==> flow/design.v <==
module ALU(
    input  [31:0] val_A,
    input  [31:0] val_B,
    input  [2:0]  ALU_op,
    output logic [31:0] ALU_out,
    output logic [7:0]  ALU_flags
);
    logic [31:0] sum_result;
    logic [31:0] diff_result;
    logic        overflow_add, overflow_sub;
    logic        signed_ge, signed_lt, signed_gt, signed_le;
    always_comb begin
        sum_result = $signed(val_A) + $signed(val_B);
        diff_result = $signed(val_A) - $signed(val_B);
        overflow_add = (val_A[31] == val_B[31]) && (val_A[31] != sum_result[31]);
        overflow_sub = (val_A[31] != val_B[31]) && (val_A[31] != diff_result[31]);
        signed_ge = ($signed(val_A) >= $signed(val_B));
        signed_lt = ($signed(val_A) < $signed(val_B));
        signed_gt = ($signed(val_A) > $signed(val_B));
        signed_le = ($signed(val_A) <= $signed(val_B));
        case(ALU_op)
            3'b000: begin  
                ALU_out = sum_result;
                ALU_flags[4] = overflow_add;
            end
            3'b001: begin  
                ALU_out = diff_result;
                ALU_flags[4] = overflow_sub;
            end
            3'b010: begin  
                ALU_out = val_A & val_B;
                ALU_flags[4] = 1'b0;
            end
            3'b011: begin  
                ALU_out = val_A | val_B;
                ALU_flags[4] = 1'b0;
            end
            3'b100: begin  
                ALU_out = val_A ^ val_B;
                ALU_flags[4] = 1'b0;
            end
            3'b101: begin  
                ALU_out = ~val_A;
                ALU_flags[4] = 1'b0;
            end
            default: begin  
                ALU_out = 32'b0;
                ALU_flags[4] = 1'b0;
            end
        endcase
        ALU_flags[7] = ALU_out[31];                     
        ALU_flags[6] = (ALU_out == 32'b0);              
        ALU_flags[5] = 1'b0;                            
        ALU_flags[3] = signed_ge;                       
        ALU_flags[2] = signed_lt;                       
        ALU_flags[1] = signed_gt;                       
        ALU_flags[0] = signed_le;                       
    end
endmodule
module shifter(
    input  [31:0] shift_in,     
    input  [1:0]  shift_op,     
    input  [4:0]  shift_amt,    
    output logic [31:0] shift_out   
);
    logic [4:0] valid_shift_amt;
    logic [31:0] rotate_amount;
    assign valid_shift_amt = (shift_amt > 5'd31) ? 5'd31 : shift_amt;
    assign rotate_amount = 32 - valid_shift_amt;
    always_comb begin
        case (shift_op)
            2'b00: begin  
                shift_out = shift_in << valid_shift_amt;
            end
            2'b01: begin  
                shift_out = shift_in >> valid_shift_amt;
            end
            2'b10: begin  
                shift_out = $signed(shift_in) >>> valid_shift_amt;
            end
            2'b11: begin  
                if (valid_shift_amt == 5'd0) begin
                    shift_out = shift_in;   
                end else begin
                    shift_out = (shift_in >> valid_shift_amt) | 
                               (shift_in << rotate_amount);
                end
            end
            default: begin  
                shift_out = shift_in;
            end
        endcase
    end
endmodule
module status_reg_block(
    input  clk,
    input  rst_n,
    input         en_status,     
    input         status_rdy,    
    input  [31:0] status_in,     
    output logic [31:0] status_out   
);
    logic [31:0] status_reg;
    assign status_out = status_rdy ? status_in : status_reg;
    always_ff @(posedge clk or negedge rst_n) begin
        if (!rst_n) begin
            status_reg <= 32'b0;   
        end else if (en_status) begin
            status_reg <= status_in;
        end
    end
endmodule
module regfile(
    input  clk,
    input  [31:0] w_data1,
    input  [3:0]  w_addr1,
    input         w_en1,
    input  [31:0] w_data2,
    input  [3:0]  w_addr2,
    input         w_en2,
    input  [31:0] w_data_ldr,
    input  [3:0]  w_addr_ldr,
    input         w_en_ldr,
    input  [3:0]  A_addr,
    input  [3:0]  B_addr,
    input  [3:0]  shift_addr,
    input  [3:0]  str_addr,
    input  [3:0]  reg_addr,
    input  [1:0]  sel_pc,
    input         load_pc,
    input  [10:0] start_pc,
    input  [10:0] dp_pc,
    output logic [31:0] A_data,
    output logic [31:0] B_data,
    output logic [31:0] shift_data,
    output logic [31:0] str_data,
    output logic [10:0] pc_out,
    output logic [31:0] reg_output
);
    logic [31:0] registers[1:15];   
    logic [10:0] pc_in;
    assign A_data      = (A_addr == 4'd0)     ? 32'b0 : registers[A_addr];
    assign B_data      = (B_addr == 4'd0)     ? 32'b0 : registers[B_addr];
    assign shift_data  = (shift_addr == 4'd0) ? 32'b0 : registers[shift_addr];
    assign str_data    = (str_addr == 4'd0)   ? 32'b0 : registers[str_addr];
    assign reg_output  = (reg_addr == 4'd0)   ? 32'b0 : registers[reg_addr];
    assign pc_out      = registers[4'd15][10:0];   
    assign pc_in       = pc_out + 1'b1;
    always_ff @(posedge clk) begin
        if (w_en1 && w_addr1 != 4'd0) begin
            registers[w_addr1] <= w_data1;
        end else if (w_en2 && w_addr2 != 4'd0) begin
            registers[w_addr2] <= w_data2;
        end else if (w_en_ldr && w_addr_ldr != 4'd0) begin
            registers[w_addr_ldr] <= w_data_ldr;
        end
        if (load_pc) begin
            case (sel_pc)
                2'b01: registers[4'd15] <= {21'b0, start_pc};
                2'b11: registers[4'd15] <= {21'b0, dp_pc};
                default: registers[4'd15] <= {21'b0, pc_in};
            endcase
        end
    end
endmodule
module idecoder(
    input  [31:0] instr,      
    output logic [3:0]  cond,       
    output logic [6:0]  opcode,     
    output logic        en_status,  
    output logic [3:0]  rn,         
    output logic [3:0]  rd,         
    output logic [3:0]  rs,         
    output logic [3:0]  rm,         
    output logic [1:0]  shift_op,   
    output logic [4:0]  imm5,       
    output logic [11:0] imm12,      
    output logic [23:0] imm24,      
    output logic        P,          
    output logic        U,          
    output logic        W           
);
    logic type_I;    
    logic type_RS;   
    assign cond = instr[31:28];       
    assign type_I = instr[25];        
    assign P = instr[24];             
    assign U = instr[23];             
    assign W = instr[21];             
    assign en_status = instr[20];     
    assign rn = instr[19:16];         
    assign rd = instr[15:12];         
    assign rs = instr[11:8];          
    assign rm = instr[3:0];           
    assign shift_op = instr[6:5];     
    assign imm5 = instr[11:7];        
    assign imm12 = instr[11:0];       
    assign imm24 = instr[23:0];       
    assign type_RS = ~type_I & (instr[4] == 1'b1);
    always_comb begin
        case (instr[27:26])
            2'b00: begin  
                if (instr[27:21] == 7'b0011001) begin  
                    opcode = 7'b0000000;
                end else if (instr[27:21] == 7'b0001000) begin  
                    opcode = 7'b0000001;
                end else if (instr[27:21] == 7'b0001001) begin  
                    if (instr[5] == 1'b0) begin   
                        opcode = 7'b1001001;
                    end else begin               
                        opcode = 7'b1001101;
                    end
                end else begin
                    if (type_I) begin
                        case (instr[24:21])
                            4'b0100: opcode = 7'b0000100;  
                            4'b0010: opcode = 7'b0001001;  
                            4'b1010: opcode = 7'b0001010;  
                            4'b0000: opcode = 7'b0001011;  
                            4'b1100: opcode = 7'b0001100;  
                            4'b0001: opcode = 7'b0001101;  
                            4'b1101: opcode = 7'b0000000;  
                            default: opcode = 7'b0000001;  
                        endcase
                    end else if (type_RS) begin
                        case (instr[24:21])
                            4'b0100: opcode = 7'b0111000;  
                            4'b0010: opcode = 7'b0111001;  
                            4'b1010: opcode = 7'b0111010;  
                            4'b0000: opcode = 7'b0111011;  
                            4'b1100: opcode = 7'b0111100;  
                            4'b0001: opcode = 7'b0111101;  
                            4'b1101: opcode = 7'b0110000;  
                            default: opcode = 7'b0000001;  
                        endcase
                    end else begin
                        case (instr[24:21])
                            4'b0100: opcode = 7'b0011000;  
                            4'b0010: opcode = 7'b0011001;  
                            4'b1010: opcode = 7'b0011010;  
                            4'b0000: opcode = 7'b0011011;  
                            4'b1100: opcode = 7'b0011100;  
                            4'b0001: opcode = 7'b0011101;  
                            4'b1101: opcode = 7'b0010000;  
                            default: opcode = 7'b0000001;  
                        endcase
                    end
                end
            end
            2'b01: begin  
                if (instr[20] == 1'b1) begin  
                    if (instr[25] == 1'b0) begin  
                        if (instr[19:16] == 4'b1111) begin  
                            opcode = 7'b1000000;
                        end else begin  
                            opcode = 7'b1100000;
                        end
                    end else begin  
                        opcode = 7'b1101000;
                    end
                end else begin  
                    if (instr[25] == 1'b0) begin  
                        opcode = 7'b1110000;
                    end else begin  
                        opcode = 7'b1111000;
                    end
                end
            end
            2'b10: begin  
                if (instr[25:24] == 2'b10) begin  
                    opcode = 7'b1001000;
                end else begin  
                    opcode = 7'b1001100;
                end
            end
            default: begin  
                opcode = 7'b0000001;  
            end
        endcase
    end
endmodule
module controller(
    input  clk,
    input  rst_n,
    input  [6:0]  opcode,
    input  [31:0] status_reg,
    input  [3:0]  cond,
    input         P,
    input         U,
    input         W,
    input         en_status_decode,
    output logic         waiting,
    output logic         w_en1,
    output logic         w_en2,
    output logic         w_en_ldr,
    output logic         sel_load_LR,
    output logic [1:0]   sel_A_in,
    output logic [1:0]   sel_B_in,
    output logic [1:0]   sel_shift_in,
    output logic         en_A,
    output logic         en_B,
    output logic         en_C,
    output logic         en_S,
    output logic         sel_A,
    output logic         sel_B,
    output logic         sel_post_indexing,
    output logic [2:0]   ALU_op,
    output logic         en_status,
    output logic         status_rdy,
    output logic         load_ir,
    output logic         load_pc,
    output logic [1:0]   sel_pc,
    output logic         ram_w_en1,
    output logic         ram_w_en2
);
    localparam [3:0] RESET = 4'd0;
    localparam [3:0] FETCH = 4'd1;
    localparam [3:0] FETCH_WAIT = 4'd2;
    localparam [3:0] DECODE = 4'd3;
    localparam [3:0] EXECUTE = 4'd4;
    localparam [3:0] MEMORY_INCREMENT_PC = 4'd5;
    localparam [3:0] MEMORY_WAIT = 4'd6;
    localparam [3:0] WRITE_BACK = 4'd7;
    localparam [3:0] LOAD_PC_START = 4'd8;
    localparam [6:0] NOP = 7'b0000000;
    localparam [6:0] HLT = 7'b0000001;
    localparam [6:0] MOV_I = 7'b0001000;
    localparam [3:0] CMP = 4'b1010;
    localparam [2:0] ALU_ADD = 3'b000;
    localparam [2:0] ALU_SUB = 3'b001;
    localparam [2:0] ALU_AND = 3'b010;
    localparam [2:0] ALU_ORR = 3'b011;
    localparam [2:0] ALU_XOR = 3'b100;
    logic N, Z, C, V;
    assign N = status_reg[31];
    assign Z = status_reg[30];
    assign C = status_reg[29];
    assign V = status_reg[28];
    logic [3:0] state;
    always_ff @(posedge clk or negedge rst_n) begin
        if (!rst_n) begin
            state <= RESET;
        end else begin
            case (state)
                RESET: begin
                    state <= LOAD_PC_START;
                end
                LOAD_PC_START: begin
                    state <= FETCH;
                end
                FETCH: begin
                    state <= FETCH_WAIT;
                end
                FETCH_WAIT: begin
                    state <= DECODE;
                end
                DECODE: begin
                    state <= EXECUTE;
                end
                EXECUTE: begin
                    state <= MEMORY_INCREMENT_PC;
                end
                MEMORY_INCREMENT_PC: begin
                    state <= MEMORY_WAIT;
                end
                MEMORY_WAIT: begin
                    state <= WRITE_BACK;
                end
                WRITE_BACK: begin
                    state <= FETCH;
                end
                default: begin
                    state <= RESET;
                end
            endcase
        end
    end
    always_comb begin
        waiting = 1'b1;
        w_en1 = 1'b0;
        w_en2 = 1'b0;
        w_en_ldr = 1'b0;
        sel_load_LR = 1'b0;
        sel_A_in = 2'b00;
        sel_B_in = 2'b00;
        sel_shift_in = 2'b00;
        en_A = 1'b0;
        en_B = 1'b0;
        en_C = 1'b0;
        en_S = 1'b0;
        sel_A = 1'b0;
        sel_B = 1'b0;
        sel_post_indexing = 1'b0;
        ALU_op = ALU_ADD;
        en_status = 1'b0;
        status_rdy = 1'b0;
        load_ir = 1'b0;
        load_pc = 1'b0;
        sel_pc = 2'b00;
        ram_w_en1 = 1'b0;
        ram_w_en2 = 1'b0;
        case (state)
            RESET: begin
                waiting = 1'b1;
            end
            LOAD_PC_START: begin
                waiting = 1'b1;
                load_pc = 1'b1;
                sel_pc = 2'b01;
            end
            FETCH: begin
                waiting = 1'b1;
            end
            FETCH_WAIT: begin
                waiting = 1'b1;
            end
            DECODE: begin
                waiting = 1'b1;
                load_ir = 1'b1;
            end
            EXECUTE: begin
                waiting = 1'b1;
                if (opcode[6] == 1'b0 && cond != 4'b1111) begin
                    if (opcode[3]) begin
                        en_A = 1'b1;
                    end
                    if (opcode[4]) begin
                        en_B = 1'b1;
                    end
                    en_S = 1'b1;
                    if (opcode[4]) begin
                        sel_shift_in = 2'b00;
                    end else begin
                        sel_shift_in = 2'b00;
                    end
                end 
                else if (opcode[6:5] == 2'b11 || opcode[6:3] == 4'b1000) begin
                    if (opcode[3] == 1'b0) begin
                        if (opcode[6:4] == 3'b100) begin  
                            sel_A_in = 2'b11;  
                        end
                        sel_B_in = 2'b00;  
                        en_A = 1'b1;
                        en_B = 1'b0;
                        en_S = 1'b0;
                        sel_shift_in = 2'b00;
                    end 
                    else begin
                        sel_A_in = 2'b00;  
                        sel_B_in = 2'b00;  
                        en_A = 1'b1;
                        en_B = 1'b1;
                        en_S = 1'b1;
                        sel_shift_in = 2'b00;
                    end
                end 
                else if (opcode[6:3] == 4'b1001) begin
                    en_A = 1'b0;
                    if (opcode[1]) begin
                        en_B = 1'b1;
                    end
                    en_S = 1'b1;
                    sel_shift_in = 2'b11;
                end
            end
            MEMORY_INCREMENT_PC: begin
                waiting = 1'b1;
                en_C = 1'b1;
                if (opcode[6] == 1'b0 && cond != 4'b1111) begin
                    sel_pc = 2'b00;
                    load_pc = 1'b1;
                    case (opcode[2:0])
                        3'b000: ALU_op = ALU_ADD;
                        3'b001: ALU_op = ALU_SUB;
                        3'b010: ALU_op = ALU_AND;
                        3'b011: ALU_op = ALU_ORR;
                        3'b100: ALU_op = ALU_XOR;
                        default: ALU_op = ALU_ADD;
                    endcase
                    if (opcode[3] == 1'b0) begin
                        sel_A = 1'b1;
                    end
                    if (opcode[4] == 1'b0) begin
                        sel_B = 1'b1;
                    end
                    sel_post_indexing = 1'b0;
                    sel_load_LR = 1'b0;
                    en_status = en_status_decode;
                    if (opcode[3:0] != CMP) begin
                        w_en1 = 1'b1;
                    end
                    ram_w_en2 = 1'b0;
                end 
                else if (opcode[6:5] == 2'b11 || opcode[6:3] == 4'b1000) begin
                    sel_pc = 2'b00;
                    load_pc = 1'b1;
                    if (U == 1'b0) begin
                        ALU_op = ALU_SUB;
                    end else begin
                        ALU_op = ALU_ADD;
                    end
                    sel_A = 1'b0;  
                    sel_post_indexing = ~P;
                    if (opcode[3] == 1'b1) begin
                        sel_B = 1'b0;  
                    end else begin
                        sel_B = 1'b1;  
                    end
                    sel_load_LR = 1'b0;
                    en_status = en_status_decode;
                    w_en1 = 1'b0;
                    w_en2 = ~P | W;
                    if (opcode[4] == 1'b1) begin  
                        ram_w_en2 = 1'b1;
                    end else begin  
                        ram_w_en2 = 1'b0;
                    end
                end 
                else if (opcode[6:3] == 4'b1001) begin
                    if ((cond == 4'b0000 && Z) || 
                        (cond == 4'b0001 && ~Z) || 
                        (cond == 4'b0010 && C) || 
                        (cond == 4'b0011 && ~C) || 
                        (cond == 4'b0100 && N) || 
                        (cond == 4'b0101 && ~N) || 
                        (cond == 4'b0110 && V) || 
                        (cond == 4'b0111 && ~V) || 
                        (cond == 4'b1000 && C && ~Z) || 
                        (cond == 4'b1001 && (~C || Z)) || 
                        (cond == 4'b1010 && (N == V)) || 
                        (cond == 4'b1011 && (N != V)) || 
                        (cond == 4'b1100 && (~Z && (N == V))) || 
                        (cond == 4'b1101 && (Z || (N != V))) || 
                        (cond == 4'b1110)) begin
                        sel_pc = 2'b11;
                        load_pc = 1'b1;
                    end else begin
                        sel_pc = 2'b00;
                        load_pc = 1'b1;
                    end
                    if (opcode[2] == 1'b1) begin
                        w_en1 = 1'b1;
                        sel_load_LR = 1'b0;
                    end
                    ALU_op = ALU_ADD;
                    sel_A = 1'b1;
                    if (opcode[1] == 1'b1) begin
                        sel_B = 1'b0;
                    end else begin
                        sel_B = 1'b1;
                    end
                    sel_post_indexing = 1'b0;
                    en_status = 1'b0;
                end
            end
            MEMORY_WAIT: begin
                waiting = 1'b1;
                status_rdy = 1'b1;
            end
            WRITE_BACK: begin
                waiting = 1'b1;
                if (opcode[6:4] == 3'b110 || opcode[6:3] == 4'b1000) begin
                    w_en_ldr = 1'b1;
                end
            end
            default: begin
                waiting = 1'b1;
            end
        endcase
    end
endmodule
module datapath(
    input  clk,
    input  rst_n,
    input  [3:0]  w_addr1,
    input         w_en1,
    input  [3:0]  w_addr2,
    input         w_en2,
    input  [3:0]  w_addr_ldr,
    input         w_en_ldr,
    input  [31:0] w_data_ldr,
    input  [3:0]  A_addr,
    input  [3:0]  B_addr,
    input  [3:0]  shift_addr,
    input  [3:0]  str_addr,
    input  [3:0]  reg_addr,       
    input  [1:0]  sel_pc,
    input         load_pc,
    input  [10:0] start_pc,
    input  [1:0]  sel_A_in,
    input  [1:0]  sel_B_in,
    input  [1:0]  sel_shift_in,
    input         en_A,
    input         en_B,
    input         en_S,
    input  [31:0] shift_imme,
    input         sel_shift,
    input  [1:0]  shift_op,
    input         sel_A,
    input         sel_B,
    input         sel_post_indexing,
    input  [31:0] imme_data,
    input  [2:0]  ALU_op,
    input         en_status,
    input         status_rdy,
    input  [31:0] LR_in,
    input         sel_load_LR,
    output logic [31:0] datapath_out,
    output logic [31:0] status_out,
    output logic [31:0] str_data,
    output logic [10:0] PC,
    output logic [31:0] reg_output
);  
    logic [31:0] A_data, B_data, shift_data, str_data_rf;
    logic [10:0] pc_out;
    logic [31:0] reg_output_rf;
    logic [31:0] shift_out;
    logic [31:0] val_A, val_B, ALU_out, shift_amt, status_in;
    logic [7:0]  ALU_flags;
    logic [31:0] A_in, B_in, shift_in;
    logic [31:0] A_reg, B_reg, S_reg, status_out_reg;
    logic [31:0] w_data1;
    logic [3:0]  w_addr1_in;
    assign PC = pc_out;
    assign reg_output = reg_output_rf;
    assign status_out = status_out_reg;
    assign str_data = str_data_rf;
    regfile regfile(
        .clk(clk),
        .w_data1(w_data1),
        .w_addr1(w_addr1_in),
        .w_en1(w_en1),
        .w_data2(ALU_out),
        .w_addr2(w_addr2),
        .w_en2(w_en2),
        .w_data_ldr(w_data_ldr),
        .w_addr_ldr(w_addr_ldr),
        .w_en_ldr(w_en_ldr),
        .sel_pc(sel_pc),
        .load_pc(load_pc),
        .start_pc(start_pc),
        .dp_pc(ALU_out[10:0]),
        .A_addr(A_addr),
        .B_addr(B_addr),
        .shift_addr(shift_addr),
        .str_addr(str_addr),
        .A_data(A_data),
        .B_data(B_data),
        .shift_data(shift_data),
        .str_data(str_data_rf),
        .pc_out(pc_out),
        .reg_output(reg_output_rf),
        .reg_addr(reg_addr)
    );
    shifter shifter(
        .shift_in(B_reg),
        .shift_op(shift_op),
        .shift_amt(S_reg[4:0]),
        .shift_out(shift_out)
    );
    ALU alu(
        .val_A(val_A),
        .val_B(val_B),
        .ALU_op(ALU_op),
        .ALU_out(ALU_out),
        .ALU_flags(ALU_flags)
    );
    status_reg_block status_reg(
        .clk(clk),
        .rst_n(rst_n),
        .en_status(en_status),
        .status_rdy(status_rdy),
        .status_in(status_in),
        .status_out(status_out_reg)
    );
    assign status_in = {24'b0, ALU_flags};
    assign datapath_out = sel_post_indexing ? val_A : ALU_out;
    assign w_data1 = sel_load_LR ? LR_in : ALU_out;
    assign w_addr1_in = sel_load_LR ? 4'd14 : w_addr1;   
    assign val_A = sel_A ? 32'b0 : A_reg;
    assign val_B = sel_B ? imme_data : shift_out; 
    assign shift_amt = sel_shift ? shift_in : shift_imme;
    always_comb begin
        case (sel_A_in)
            2'b00: A_in = A_data;         
            2'b01: A_in = ALU_out;        
            2'b11: A_in = {21'b0, pc_out};  
            default: A_in = A_data;
        endcase
    end
    always_comb begin
        case (sel_B_in)
            2'b00: B_in = B_data;         
            2'b01: B_in = ALU_out;        
            2'b11: B_in = val_B;          
            default: B_in = B_data;
        endcase
    end
    always_comb begin
        case (sel_shift_in)
            2'b00: shift_in = shift_data;  
            2'b01: shift_in = ALU_out;     
            2'b11: shift_in = 32'b0;       
            default: shift_in = shift_data;
        endcase
    end
    always_ff @(posedge clk or negedge rst_n) begin
        if (!rst_n) begin
            A_reg <= 32'b0;
        end else if (en_A) begin
            A_reg <= A_in;
        end
    end
    always_ff @(posedge clk or negedge rst_n) begin
        if (!rst_n) begin
            B_reg <= 32'b0;
        end else if (en_B) begin
            B_reg <= B_in;
        end
    end
    always_ff @(posedge clk or negedge rst_n) begin
        if (!rst_n) begin
            S_reg <= 32'b0;
        end else if (en_S) begin
            S_reg <= shift_amt;
        end
    end
endmodule
module cpu (
    input  clk,
    input  rst_n,
    input  [31:0] instr,
    input  [31:0] ram_data2,
    input  [10:0] start_pc,
    input  [3:0]  reg_addr,   
    output logic         waiting,
    output logic         ram_w_en1,
    output logic         ram_w_en2,
    output logic [10:0]  ram_addr2,
    output logic [31:0]  ram_in2,
    output logic [31:0]  status_out,
    output logic [31:0]  datapath_out,
    output logic [10:0]  pc_out,
    output logic [31:0]  reg_output
);
    logic [31:0] instr_reg;
    logic [3:0]  cond;            
    logic [6:0]  opcode;          
    logic        en_status_decode;  
    logic [3:0]  rn, rd, rs, rm;  
    logic [1:0]  shift_op;        
    logic [4:0]  imm5;            
    logic [11:0] imm12;           
    logic [23:0] imm24;           
    logic        P, U, W;         
    logic [3:0] rt;
    assign rt = rd;
    logic [31:0] status_out_dp;
    logic [31:0] datapath_out_dp;
    logic [31:0] str_data_dp;
    logic [10:0] pc_out_dp;
    logic [31:0] reg_output_dp;
    logic        waiting_ctrl;
    logic        w_en1, w_en2, w_en_ldr, sel_load_LR;
    logic [1:0]  sel_A_in, sel_B_in, sel_shift_in;
    logic        en_A, en_B, en_C, en_S;
    logic        sel_A, sel_B, sel_post_indexing;
    logic [2:0]  ALU_op;
    logic        en_status, status_rdy_ctrl;
    logic        load_ir, load_pc_ctrl;
    logic [1:0]  sel_pc_ctrl;
    logic        ram_w_en1_ctrl, ram_w_en2_ctrl;
    assign waiting = waiting_ctrl;
    assign status_out = status_out_dp;
    assign datapath_out = datapath_out_dp;
    assign pc_out = pc_out_dp;
    assign reg_output = reg_output_dp;
    assign ram_addr2 = datapath_out_dp[10:0];
    assign ram_in2 = str_data_dp;
    assign ram_w_en1 = ram_w_en1_ctrl;
    assign ram_w_en2 = ram_w_en2_ctrl;
    idecoder idecoder(
        .instr(instr_reg),
        .cond(cond),
        .opcode(opcode),
        .en_status(en_status_decode),
        .rn(rn),
        .rd(rd),
        .rs(rs),
        .rm(rm),
        .shift_op(shift_op),
        .imm5(imm5),
        .imm12(imm12),
        .imm24(imm24),
        .P(P),
        .U(U),
        .W(W)
    );
    datapath datapath(
        .clk(clk),
        .rst_n(rst_n),
        .LR_in(ram_data2),
        .sel_load_LR(sel_load_LR),
        .w_addr1(rd),
        .w_en1(w_en1),
        .w_addr2(rn),
        .w_en2(w_en2),
        .w_addr_ldr(rt),            
        .w_en_ldr(w_en_ldr),
        .w_data_ldr(ram_data2),     
        .A_addr(rn),
        .B_addr(rm),
        .shift_addr(rs),
        .str_addr(rt),
        .reg_addr(reg_addr),        
        .sel_pc(sel_pc_ctrl),
        .load_pc(load_pc_ctrl),
        .start_pc(start_pc),
        .sel_A_in(sel_A_in),
        .sel_B_in(sel_B_in),
        .sel_shift_in(sel_shift_in),
        .en_A(en_A),
        .en_B(en_B),
        .en_S(en_S),
        .shift_imme({27'd0, imm5}),
        .sel_shift(1'b0),           
        .shift_op(shift_op),
        .sel_A(sel_A),
        .sel_B(sel_B),
        .sel_post_indexing(sel_post_indexing),
        .imme_data({20'd0, imm12}),
        .ALU_op(ALU_op),
        .en_status(en_status),
        .status_rdy(status_rdy_ctrl),
        .datapath_out(datapath_out_dp),
        .status_out(status_out_dp),
        .str_data(str_data_dp),
        .PC(pc_out_dp),
        .reg_output(reg_output_dp)
    );
    controller controller(
        .clk(clk),
        .rst_n(rst_n),
        .opcode(opcode),
        .status_reg(status_out_dp),
        .cond(cond),
        .P(P),
        .U(U),
        .W(W),
        .en_status_decode(en_status_decode),
        .waiting(waiting_ctrl),
        .w_en1(w_en1),
        .w_en2(w_en2),
        .w_en_ldr(w_en_ldr),
        .sel_load_LR(sel_load_LR),
        .sel_A_in(sel_A_in),
        .sel_B_in(sel_B_in),
        .sel_shift_in(sel_shift_in),
        .en_A(en_A),
        .en_B(en_B),
        .en_C(en_C),
        .en_S(en_S),
        .sel_A(sel_A),
        .sel_B(sel_B),
        .sel_post_indexing(sel_post_indexing),
        .ALU_op(ALU_op),
        .en_status(en_status),
        .status_rdy(status_rdy_ctrl),
        .load_ir(load_ir),
        .load_pc(load_pc_ctrl),
        .sel_pc(sel_pc_ctrl),
        .ram_w_en1(ram_w_en1_ctrl),
        .ram_w_en2(ram_w_en2_ctrl)
    );
    always_ff @(posedge clk or negedge rst_n) begin
        if (!rst_n) begin
            instr_reg <= 32'b0;
        end else if (load_ir) begin
            instr_reg <= instr;
        end
    end
endmodule
# --- Tool chain data of cpu ---
# Module cpu before and after one edit of its RTL, step after step.
# Lines under "before" count in the file above, lines under "after" in the edited file.
# "diff" is "after" less "before", of the values as shown.
# Library cell names are shortened.
inputs:
  top_module: "cpu"
  clock: "clk"
  lib: "sky130hd"
  corner: "tt_025C_1v80"

# --- Edit of the RTL ---
# Unified diff, file above to edited file.
# The edit is scripted: it alters the design's behaviour and was not made to optimise anything.
# begin of diff
@@ -797,4 +797,7 @@
         .W(W)
     );
+    wire [10:0] pc_out_dp_0, pc_out_dp_1;
+    wire [31:0] reg_output_dp_0, reg_output_dp_1;
+    wire [31:0] datapath_out_dp_0, datapath_out_dp_1;
     datapath datapath(
         .clk(clk),
@@ -833,10 +836,23 @@
         .en_status(en_status),
         .status_rdy(status_rdy_ctrl),
-        .datapath_out(datapath_out_dp),
+        .datapath_out(datapath_out_dp_0),
         .status_out(status_out_dp),
         .str_data(str_data_dp),
-        .PC(pc_out_dp),
-        .reg_output(reg_output_dp)
+        .PC(pc_out_dp_0),
+        .reg_output(reg_output_dp_0)
     );
+    datapath datapath_x (.clk(clk), .rst_n(rst_n), .LR_in(~ram_data2), .sel_load_LR(sel_load_LR),
+        .w_addr1(rd), .w_en1(w_en1), .w_addr2(rn), .w_en2(w_en2), .w_addr_ldr(rt), .w_en_ldr(w_en_ldr),
+        .w_data_ldr(ram_data2), .A_addr(rn), .B_addr(rm), .shift_addr(rs), .str_addr(rt),
+        .reg_addr(reg_addr), .sel_pc(sel_pc_ctrl), .load_pc(load_pc_ctrl), .start_pc(start_pc),
+        .sel_A_in(sel_A_in), .sel_B_in(sel_B_in), .sel_shift_in(sel_shift_in), .en_A(en_A),
+        .en_B(en_B), .en_S(en_S), .shift_imme({27'd0, imm5}), .sel_shift(1'b0), .shift_op(shift_op),
+        .sel_A(sel_A), .sel_B(sel_B), .sel_post_indexing(sel_post_indexing),
+        .imme_data({20'd0, imm12}), .ALU_op(ALU_op), .en_status(en_status),
+        .status_rdy(status_rdy_ctrl), .datapath_out(datapath_out_dp_1), .PC(pc_out_dp_1),
+        .reg_output(reg_output_dp_1));
+    assign pc_out_dp = pc_out_dp_0 ^ pc_out_dp_1;
+    assign reg_output_dp = reg_output_dp_0 ^ reg_output_dp_1;
+    assign datapath_out_dp = datapath_out_dp_0 ^ datapath_out_dp_1;
     controller controller(
         .clk(clk),
# end of diff

# --- Word level ---
# Counts by Yosys on the flattened word-level netlist (proc, flatten, opt, wreduce; memories kept). Register bits leave out memories and registers merged into their read ports (data or address); mux counts leave out enables and synchronous resets folded into registers. Print and check cells are left out.
# Memory sizes are those after Yosys's memory passes, which may raise the word count (mostly to a power of two), join words into wider ones and drop unused or constant bits.
word_totals:
  columns: ["element", "before", "after", "diff"]
  rows:
  - ["regBits", 108, 172, 64]
  - ["ramBits", 480, 960, 480]
  - ["mem_bits_ro", 64, 64, 0]
  - ["clocked_rd_ports_x_width", 4, 4, 0]
  - ["mem_count", 2, 3, 1]
  - ["input_bits", 81, 81, 0]
  - ["out_inout_bits", 153, 153, 0]
op_classes:
  columns: ["element", "before", "after", "diff"]
  rows:
  - ["n_addsub", 4, 7, 3]
  - ["n_cmp", 5, 5, 0]
  - ["equal", 62, 62, 0]
  - ["n_shift", 4, 8, 4]
  - ["muxes", 125, 148, 23]
  - ["n_logic", 17, 28, 11]
  - ["n_reduce_logical", 56, 57, 1]
mem_list:
  columns: ["element", "before", "after"]
  rows:
  - ["mem_shapes", "datapath.regfile.registers 15 x 32 bit 5R2W; 16 x 4 bit 1R0W", "datapath.regfile.registers 15 x 32 bit 5R2W; datapath_x.regfile.registers 15 x 32 bit 4R2W; 16 x 4 bit 1R0W"]
ops:
  columns: ["op", "before", "after", "diff"]
  rows:
  - ["two-way mux 32 bit", 24, 42, 18]
  - ["bitwise OR 1 bit", 4, 7, 3]
  - ["bitwise XOR 32 bit", 1, 4, 3]
  - ["bitwise OR 32 bit", 2, 4, 2]
  - ["two-way mux 1 bit", 62, 63, 1]
  - ["two-way mux 4 bit", 4, 5, 1]
  - ["adder 11 x 1 -> 11 bit (second input constant)", 1, 2, 1]
  - ["adder 32 bit", 1, 2, 1]
  - ["AND 32 bit", 1, 2, 1]
  - ["NOT 32 bit", 1, 2, 1]
  - ["parallel mux 32 bit (select 2 bit)", 1, 2, 1]
  - ["parallel mux 32 bit (select 4 bit)", 1, 2, 1]
  - ["parallel mux 32 bit (select 6 bit)", 1, 2, 1]
  - ["OR reduction 32 bit", 1, 2, 1]
  - ["<< shifter 32 x 32 -> 32 bit", 1, 2, 1]
  - ["<< shifter 32 x 5 -> 32 bit", 1, 2, 1]
  - [">> shifter 32 x 5 -> 32 bit", 1, 2, 1]
  - [">>> shifter 32 x 5 -> 32 bit", 1, 2, 1]
  - ["subtractor 32 bit", 1, 2, 1]
  - ["bitwise XOR 11 bit", 0, 1, 1]
# Unchanged operator kinds not shown: 51.

# --- Longest topological paths ---
# Yosys ltp: most cells in a row. Word level: on the elaborated netlist, between registers, memories and ports. Mapped: between sequential cells and ports; inverters and the memories' decode and read muxes count.
logic_depth:
  columns: ["element", "before", "after", "diff"]
  rows:
  - ["depth_word", 26, 26, 0]
  - ["abc_area", "0", "0", null]
  - ["ltp_mapped", 29, 36, 7]

# --- Mapped cells and area ---
# The flow's flattened synthesis, as Yosys stat reports it; memories are mapped. The netlist is that of the ABC_AREA named above (0 if unset); the other value can give another one.
synth_totals:
  columns: ["element", "before", "after", "diff"]
  rows:
  - ["cells", 4497, 8147, 3650]
  - ["yosys_area_um2", 48043.6, 89534.6, 41491.0]
  - ["seqArea_um2", 17006.3, 32811.5, 15805.2]
  - ["ffs", 592, 1136, 544]
types:
  columns: ["cell", "before", "after", "diff"]
  rows:
  - ["edfxtp_1", 459, 918, 459]
  - ["mux4_2", 417, 868, 451]
  - ["a21oi_1", 296, 626, 330]
  - ["nor2_1", 399, 724, 325]
  - ["nand2_1", 425, 709, 284]
  - ["clkbuf_1", 303, 526, 223]
  - ["o21ai_0", 248, 456, 208]
  - ["mux2i_1", 247, 430, 183]
  - ["xnor2_1", 26, 148, 122]
  - ["inv_1", 104, 219, 115]
  - ["nand3_1", 56, 154, 98]
  - ["ha_1", 115, 210, 95]
  - ["buf_1", 73, 161, 88]
  - ["nor3_1", 43, 115, 72]
  - ["dfrtp_1", 112, 176, 64]
  - ["xor2_1", 11, 67, 56]
  - ["o22ai_1", 25, 77, 52]
  - ["o311ai_0", 19, 60, 41]
# Unchanged cell types not shown: 11.
# The list need not be complete.
# The figures by module come from a second, unflattened synthesis with its own total; it is not the netlist above.
hier_totals:
  columns: ["element", "before", "after", "diff"]
  rows:
  - ["hier_cells", 5114, 10027, 4913]
  - ["area_unflattened_um2", 58070.7, 113845.4, 55774.7]
# Each row is one instance without its submodules.
modules_before:
  columns: ["mod", "instances", "cells", "area_um2"]
  rows:
  - ["regfile", 1, 2284, 34712.0]
  - ["shifter", 1, 922, 7121.8]
  - ["ALU", 1, 927, 5944.5]
  - ["datapath", 1, 569, 5330.1]
  - ["status_reg_block", 1, 104, 1889.3]
  - ["cpu", 1, 80, 1431.4]
  - ["idecoder", 1, 121, 872.1]
  - ["controller", 1, 107, 769.5]
modules_after:
  columns: ["mod", "instances", "cells", "area_um2"]
  rows:
  - ["regfile", 2, 2284, 34712.0]
  - ["shifter", 2, 922, 7121.8]
  - ["ALU", 2, 927, 5944.5]
  - ["datapath", 2, 569, 5330.1]
  - ["status_reg_block", 2, 104, 1889.3]
  - ["cpu", 1, 187, 2208.4]
  - ["idecoder", 1, 121, 872.1]
  - ["controller", 1, 107, 769.5]

# --- Path before layout ---
# OpenSTA on the mapped netlist: ideal clock, no wires. The path of least setup slack (recovery checks aside). Input and output delay are each 20% of the period. Register names are those of the netlist, which keeps one name where synthesis merged equal registers.
synth_path:
  columns: ["element", "before", "after", "diff"]
  rows:
  - ["kind", "reg-to-output", "reg-to-output", null]
  - ["from", "reg instr_reg[26]", "reg datapath.S_reg[4]", null]
  - ["to", "out status_out[6]", "out status_out[6]", null]
  - ["tclk_ns", 12.0, 12.0, 0.0]
  - ["output_delay_ns", 2.400, 2.400, 0.000]
  - ["launch_ns", 0.000, 0.000, 0.000]
  - ["arrival_time_ns", 6.714, 7.707, 0.993]
  - ["required_time_ns", 9.600, 9.600, 0.000]
  - ["slack_ns", 2.886, 1.893, -0.993]
  - ["delay_ns", 6.714, 7.707, 0.993]
  - ["path_stages", 28, 33, 5]
  - ["path_buffers", 2, 9, 7]
  - ["period_less_setup_slack_ns", 9.114, 10.107, 0.993]
# "delay_ns" is the arrival time less input delay plus setup time.
# At an output port there is no setup time.
# "path_stages" counts driving pins, that of a launching flip-flop among them; a cell with two outputs on the path counts twice.
# "period_less_setup_slack_ns" is the clock period less the worst setup slack; recovery checks do not enter. This is arithmetic on one report: input and output delays are still those of the set period (20% each).
# The rows between start and end are the longest chain of elaborated cells between them; the timing report does not say that the signal goes this way. Where chains are equally long, one stands for them.
# A line is the first line of the expression or statement that the cell stems from. Yosys adds cells for indexed reads and writes and turns some case tables into memories.
synth_between_before:
  cell_sequence: "dfrtp_1 -> inv_1 -> ha_1 -> inv_2 -> a2111oi_2 -> a22o_1 -> a21oi_1 -> o21ai_1 -> nand2_1 -> a21oi_1 -> or3_1 -> clkbuf_1 -> buf_1 -> o211ai_1 -> o21a_1 -> ha_1 -> or4_1 -> nand2b_4 -> a311oi_1 -> o31ai_2 -> o21ai_2 -> a31oi_1 -> o41ai_1 -> xnor2_1 -> o211ai_1 -> or4_1 -> or4_1 -> o21ai_1"
  elab_chain_len: 15
synth_lines_before:
  columns: ["element", "line", "rtl"]
  rows:
  - ["start: declaration", 746, "logic [31:0] instr_reg;"]
  - ["start: assignment", 877, "instr_reg <= 32'b0;"]
  - ["start: assignment", 879, "instr_reg <= instr;"]
  - ["== test 7 x 4 -> 1 bit", 207, "end else if (instr[27:21] == 7'b0001001) begin"]
  - ["two-way mux 7 bit", 207, null]
  - ["two-way mux 7 bit", 205, "end else if (instr[27:21] == 7'b0001000) begin"]
  - ["two-way mux 7 bit", 203, "if (instr[27:21] == 7'b0011001) begin"]
  - ["parallel mux 7 bit (select 3 bit)", 201, "case (instr[27:26])"]
  - ["== test 4 bit", 519, "else if (opcode[6:3] == 4'b1001) begin"]
  - ["two-way mux 1 bit", 519, null]
  - ["two-way mux 1 bit", 494, "else if (opcode[6:5] == 2'b11 || opcode[6:3] == 4'b1000) begin"]
  - ["two-way mux 1 bit", 469, "if (opcode[6] == 1'b0 && cond != 4'b1111) begin"]
  - ["two-way mux 1 bit", 402, "case (state)"]
  - ["two-way mux 32 bit", 680, "assign val_A = sel_A ? 32'b0 : A_reg;"]
  - ["subtractor 32 bit", 14, "diff_result = $signed(val_A) - $signed(val_B);"]
  - ["parallel mux 32 bit (select 6 bit)", 21, "case(ALU_op)"]
  - ["logical NOT 32 bit", 52, "ALU_flags[6] = (ALU_out == 32'b0);"]
  - ["two-way mux 8 bit", 104, "assign status_out = status_rdy ? status_in : status_reg;"]
  - ["end: declaration", 741, "output logic [31:0]  status_out,"]
synth_between_after:
  cell_sequence: "dfrtp_1 -> clkbuf_1 -> inv_1 -> buf_1 -> buf_1 -> clkbuf_1 -> clkbuf_1 -> ha_1 -> clkbuf_1 -> clkbuf_1 -> clkbuf_1 -> clkbuf_1 -> a31oi_1 -> nor2_1 -> o22ai_1 -> a211oi_1 -> a21o_1 -> ha_1 -> inv_1 -> fa_1 -> nor2b_1 -> o211ai_1 -> and3_1 -> nor4_1 -> o31a_1 -> a311o_1 -> a211oi_1 -> o22ai_1 -> a31oi_1 -> o32a_1 -> or3b_1 -> or4_1 -> o21ai_1"
  elab_chain_len: 12
synth_lines_after:
  columns: ["element", "line", "rtl"]
  rows:
  - ["start: declaration", 621, "logic [31:0] A_reg, B_reg, S_reg, status_out_reg;"]
  - ["start: assignment", 723, "S_reg <= 32'b0;"]
  - ["start: assignment", 725, "S_reg <= shift_amt;"]
  - ["greater-than comparator 5 bit", 68, "assign valid_shift_amt = (shift_amt > 5'd31) ? 5'd31 : shift_amt;"]
  - ["two-way mux 5 bit", 68, null]
  - ["subtractor 6 x 5 -> 7 bit", 69, "assign rotate_amount = 32 - valid_shift_amt;"]
  - ["<< shifter 32 x 32 -> 32 bit", 86, "(shift_in << rotate_amount);"]
  - ["bitwise OR 32 bit", 85, "shift_out = (shift_in >> valid_shift_amt) |"]
  - ["two-way mux 32 bit", 82, "if (valid_shift_amt == 5'd0) begin"]
  - ["parallel mux 32 bit (select 4 bit)", 71, "case (shift_op)"]
  - ["two-way mux 32 bit", 681, "assign val_B = sel_B ? imme_data : shift_out;"]
  - ["subtractor 32 bit", 14, "diff_result = $signed(val_A) - $signed(val_B);"]
  - ["parallel mux 32 bit (select 6 bit)", 21, "case(ALU_op)"]
  - ["logical NOT 32 bit", 52, "ALU_flags[6] = (ALU_out == 32'b0);"]
  - ["two-way mux 8 bit", 104, "assign status_out = status_rdy ? status_in : status_reg;"]
  - ["end: declaration", 741, "output logic [31:0]  status_out,"]

# --- Path in the finished layout ---
# Path of least setup slack in the final report of each run of set A (OpenROAD, finished layout, wires in). Where an end is a register, its clock arrival counts in the times.
layout_path:
  columns: ["element", "before", "after", "diff"]
  rows:
  - ["kind", "reg-to-output", "reg-to-output", null]
  - ["from", "reg datapath.S_reg[1]", "reg datapath.S_reg[0]", null]
  - ["to", "out status_out[6]", "out datapath_out[31]", null]
  - ["tclk_ns", 12.0, 12.0, 0.0]
  - ["output_delay_ns", 2.40, 2.40, 0.00]
  - ["launch_ns", 0.66, 0.82, 0.16]
  - ["arrival_time_ns", 9.26, 9.63, 0.37]
  - ["required_time_ns", 9.60, 9.60, 0.00]
  - ["slack_ns", 0.34, -0.03, -0.37]
  - ["path_stages", 27, 28, 1]
  - ["path_buffers", 3, 6, 3]
# The rows between start and end are the longest chain of elaborated cells between them; the timing report does not say that the signal goes this way. Where chains are equally long, one stands for them.
layout_between_before:
  cell_sequence: "dfrtp_4 -> nor3_1 -> nand2_1 -> inv_1 -> ha_1 -> nand2b_1 -> nor2_2 -> nand2_1 -> o21ai_0 -> a21oi_1 -> o31ai_1 -> buf_4 -> ha_1 -> nor3_1 -> o31ai_1 -> nand3_1 -> a211o_1 -> o22ai_1 -> o31ai_1 -> xnor2_1 -> o221ai_1 -> a2111oi_0 -> buf_4 -> nand4_1 -> or4_1 -> o21ai_1 -> clkdlybuf4s50_1"
  elab_chain_len: 12
layout_lines_before:
  columns: ["element", "line", "rtl"]
  rows:
  - ["start: declaration", 621, "logic [31:0] A_reg, B_reg, S_reg, status_out_reg;"]
  - ["start: assignment", 723, "S_reg <= 32'b0;"]
  - ["start: assignment", 725, "S_reg <= shift_amt;"]
  - ["greater-than comparator 5 bit", 68, "assign valid_shift_amt = (shift_amt > 5'd31) ? 5'd31 : shift_amt;"]
  - ["two-way mux 5 bit", 68, null]
  - ["subtractor 6 x 5 -> 7 bit", 69, "assign rotate_amount = 32 - valid_shift_amt;"]
  - ["<< shifter 32 x 32 -> 32 bit", 86, "(shift_in << rotate_amount);"]
  - ["bitwise OR 32 bit", 85, "shift_out = (shift_in >> valid_shift_amt) |"]
  - ["two-way mux 32 bit", 82, "if (valid_shift_amt == 5'd0) begin"]
  - ["parallel mux 32 bit (select 4 bit)", 71, "case (shift_op)"]
  - ["two-way mux 32 bit", 681, "assign val_B = sel_B ? imme_data : shift_out;"]
  - ["subtractor 32 bit", 14, "diff_result = $signed(val_A) - $signed(val_B);"]
  - ["parallel mux 32 bit (select 6 bit)", 21, "case(ALU_op)"]
  - ["logical NOT 32 bit", 52, "ALU_flags[6] = (ALU_out == 32'b0);"]
  - ["two-way mux 8 bit", 104, "assign status_out = status_rdy ? status_in : status_reg;"]
  - ["end: declaration", 741, "output logic [31:0]  status_out,"]
layout_between_after:
  cell_sequence: "dfrtp_4 -> buf_12 -> buf_6 -> mux4_2 -> mux2i_2 -> nor2_1 -> a221oi_1 -> o211ai_1 -> o21ai_4 -> inv_1 -> ha_1 -> inv_1 -> nand2_1 -> a221o_1 -> a41o_1 -> a211oi_1 -> o31ai_2 -> a31oi_1 -> o31ai_2 -> a2111o_1 -> o32a_1 -> nor2_1 -> buf_4 -> o211ai_1 -> o211ai_1 -> buf_4 -> buf_12 -> clkdlybuf4s50_1"
  elab_chain_len: 12
layout_lines_after:
  columns: ["element", "line", "rtl"]
  rows:
  - ["start: declaration", 621, "logic [31:0] A_reg, B_reg, S_reg, status_out_reg;"]
  - ["start: assignment", 723, "S_reg <= 32'b0;"]
  - ["start: assignment", 725, "S_reg <= shift_amt;"]
  - ["greater-than comparator 5 bit", 68, "assign valid_shift_amt = (shift_amt > 5'd31) ? 5'd31 : shift_amt;"]
  - ["two-way mux 5 bit", 68, null]
  - ["subtractor 6 x 5 -> 7 bit", 69, "assign rotate_amount = 32 - valid_shift_amt;"]
  - ["<< shifter 32 x 32 -> 32 bit", 86, "(shift_in << rotate_amount);"]
  - ["bitwise OR 32 bit", 85, "shift_out = (shift_in >> valid_shift_amt) |"]
  - ["two-way mux 32 bit", 82, "if (valid_shift_amt == 5'd0) begin"]
  - ["parallel mux 32 bit (select 4 bit)", 71, "case (shift_op)"]
  - ["two-way mux 32 bit", 681, "assign val_B = sel_B ? imme_data : shift_out;"]
  - ["subtractor 32 bit", 14, "diff_result = $signed(val_A) - $signed(val_B);"]
  - ["parallel mux 32 bit (select 6 bit)", 21, "case(ALU_op)"]
  - ["two-way mux 32 bit", 677, "assign datapath_out = sel_post_indexing ? val_A : ALU_out;"]
  - ["bitwise XOR 32 bit", 856, "assign datapath_out_dp = datapath_out_dp_0 ^ datapath_out_dp_1;"]
  - ["end: declaration", 742, "output logic [31:0]  datapath_out,"]

# --- Layout results ---
# Both versions went through the flow (Yosys, OpenROAD) with the same settings in each pair. Constraints: input delay and output delay 20% of the set period each, output load 0.01 pF.
settings_set_A:
  CAP_MARGIN: 40
  period_ns: 12.0
  CORE_MARGIN: 2
  CORE_UTILIZATION: 40
  SLEW_MARGIN: 20
results_set_A:
  columns: ["element", "before", "after", "diff"]
  rows:
  - ["synthArea_um2", 48043.6, 89534.6, 41491.0]
  - ["die_footprint_um2", 122896.0, 227639.0, 104743.0]
  - ["cell_area_final_um2", 54813.8, 101355.0, 46541.2]
  - ["post_route_util_pct", 45.9, 45.6, -0.3]
  - ["timing.setup.ws_ns", 0.344, -0.032, -0.376]
  - ["setup_tns_ns", 0.000, -0.032, -0.032]
  - ["final_hold_ws_ns", 0.481, 0.471, -0.010]
  - ["totalPower_w", 0.01039, 0.022014, 0.011624]
  - ["period_reached_ns", 11.656, 12.032, 0.376]
settings_set_B:
  CAP_MARGIN: 40
  CELL_PAD_IN_SITES_DETAIL_PLACEMENT: 0
  CORE_UTILIZATION: 35
  GPL_ROUTABILITY_DRIVEN: 1
  MIN_ROUTING_LAYER: "met1"
  PLACE_DENSITY_LB_ADDON: 0.06
  SETUP_SLACK_MARGIN: 0.36
  SLEW_MARGIN: 35
  period_ns: 8.53
  CORE_MARGIN: 2
results_set_B:
  columns: ["element", "before", "after", "diff"]
  rows:
  - ["synthArea_um2", 48043.6, 89534.6, 41491.0]
  - ["die_footprint_um2", 140247.0, 259876.0, 119629.0]
  - ["cell_area_final_um2", 62269.7, 116785.0, 54515.3]
  - ["post_route_util_pct", 45.9, 45.9, 0.0]
  - ["timing.setup.ws_ns", -0.516, -0.979, -0.463]
  - ["setup_tns_ns", -0.516, -15.210, -14.694]
  - ["final_hold_ws_ns", 0.483, 0.479, -0.004]
  - ["totalPower_w", 0.016939, 0.038898, 0.021959]
  - ["period_reached_ns", 9.046, 9.509, 0.463]
# "period_reached_ns" = clock period - worst setup slack. The figure is calculated, with input and output delays left at 20% of the set period.
# "totalPower_w" rests on the timing tool's default activity at the inputs, not on a simulated workload.
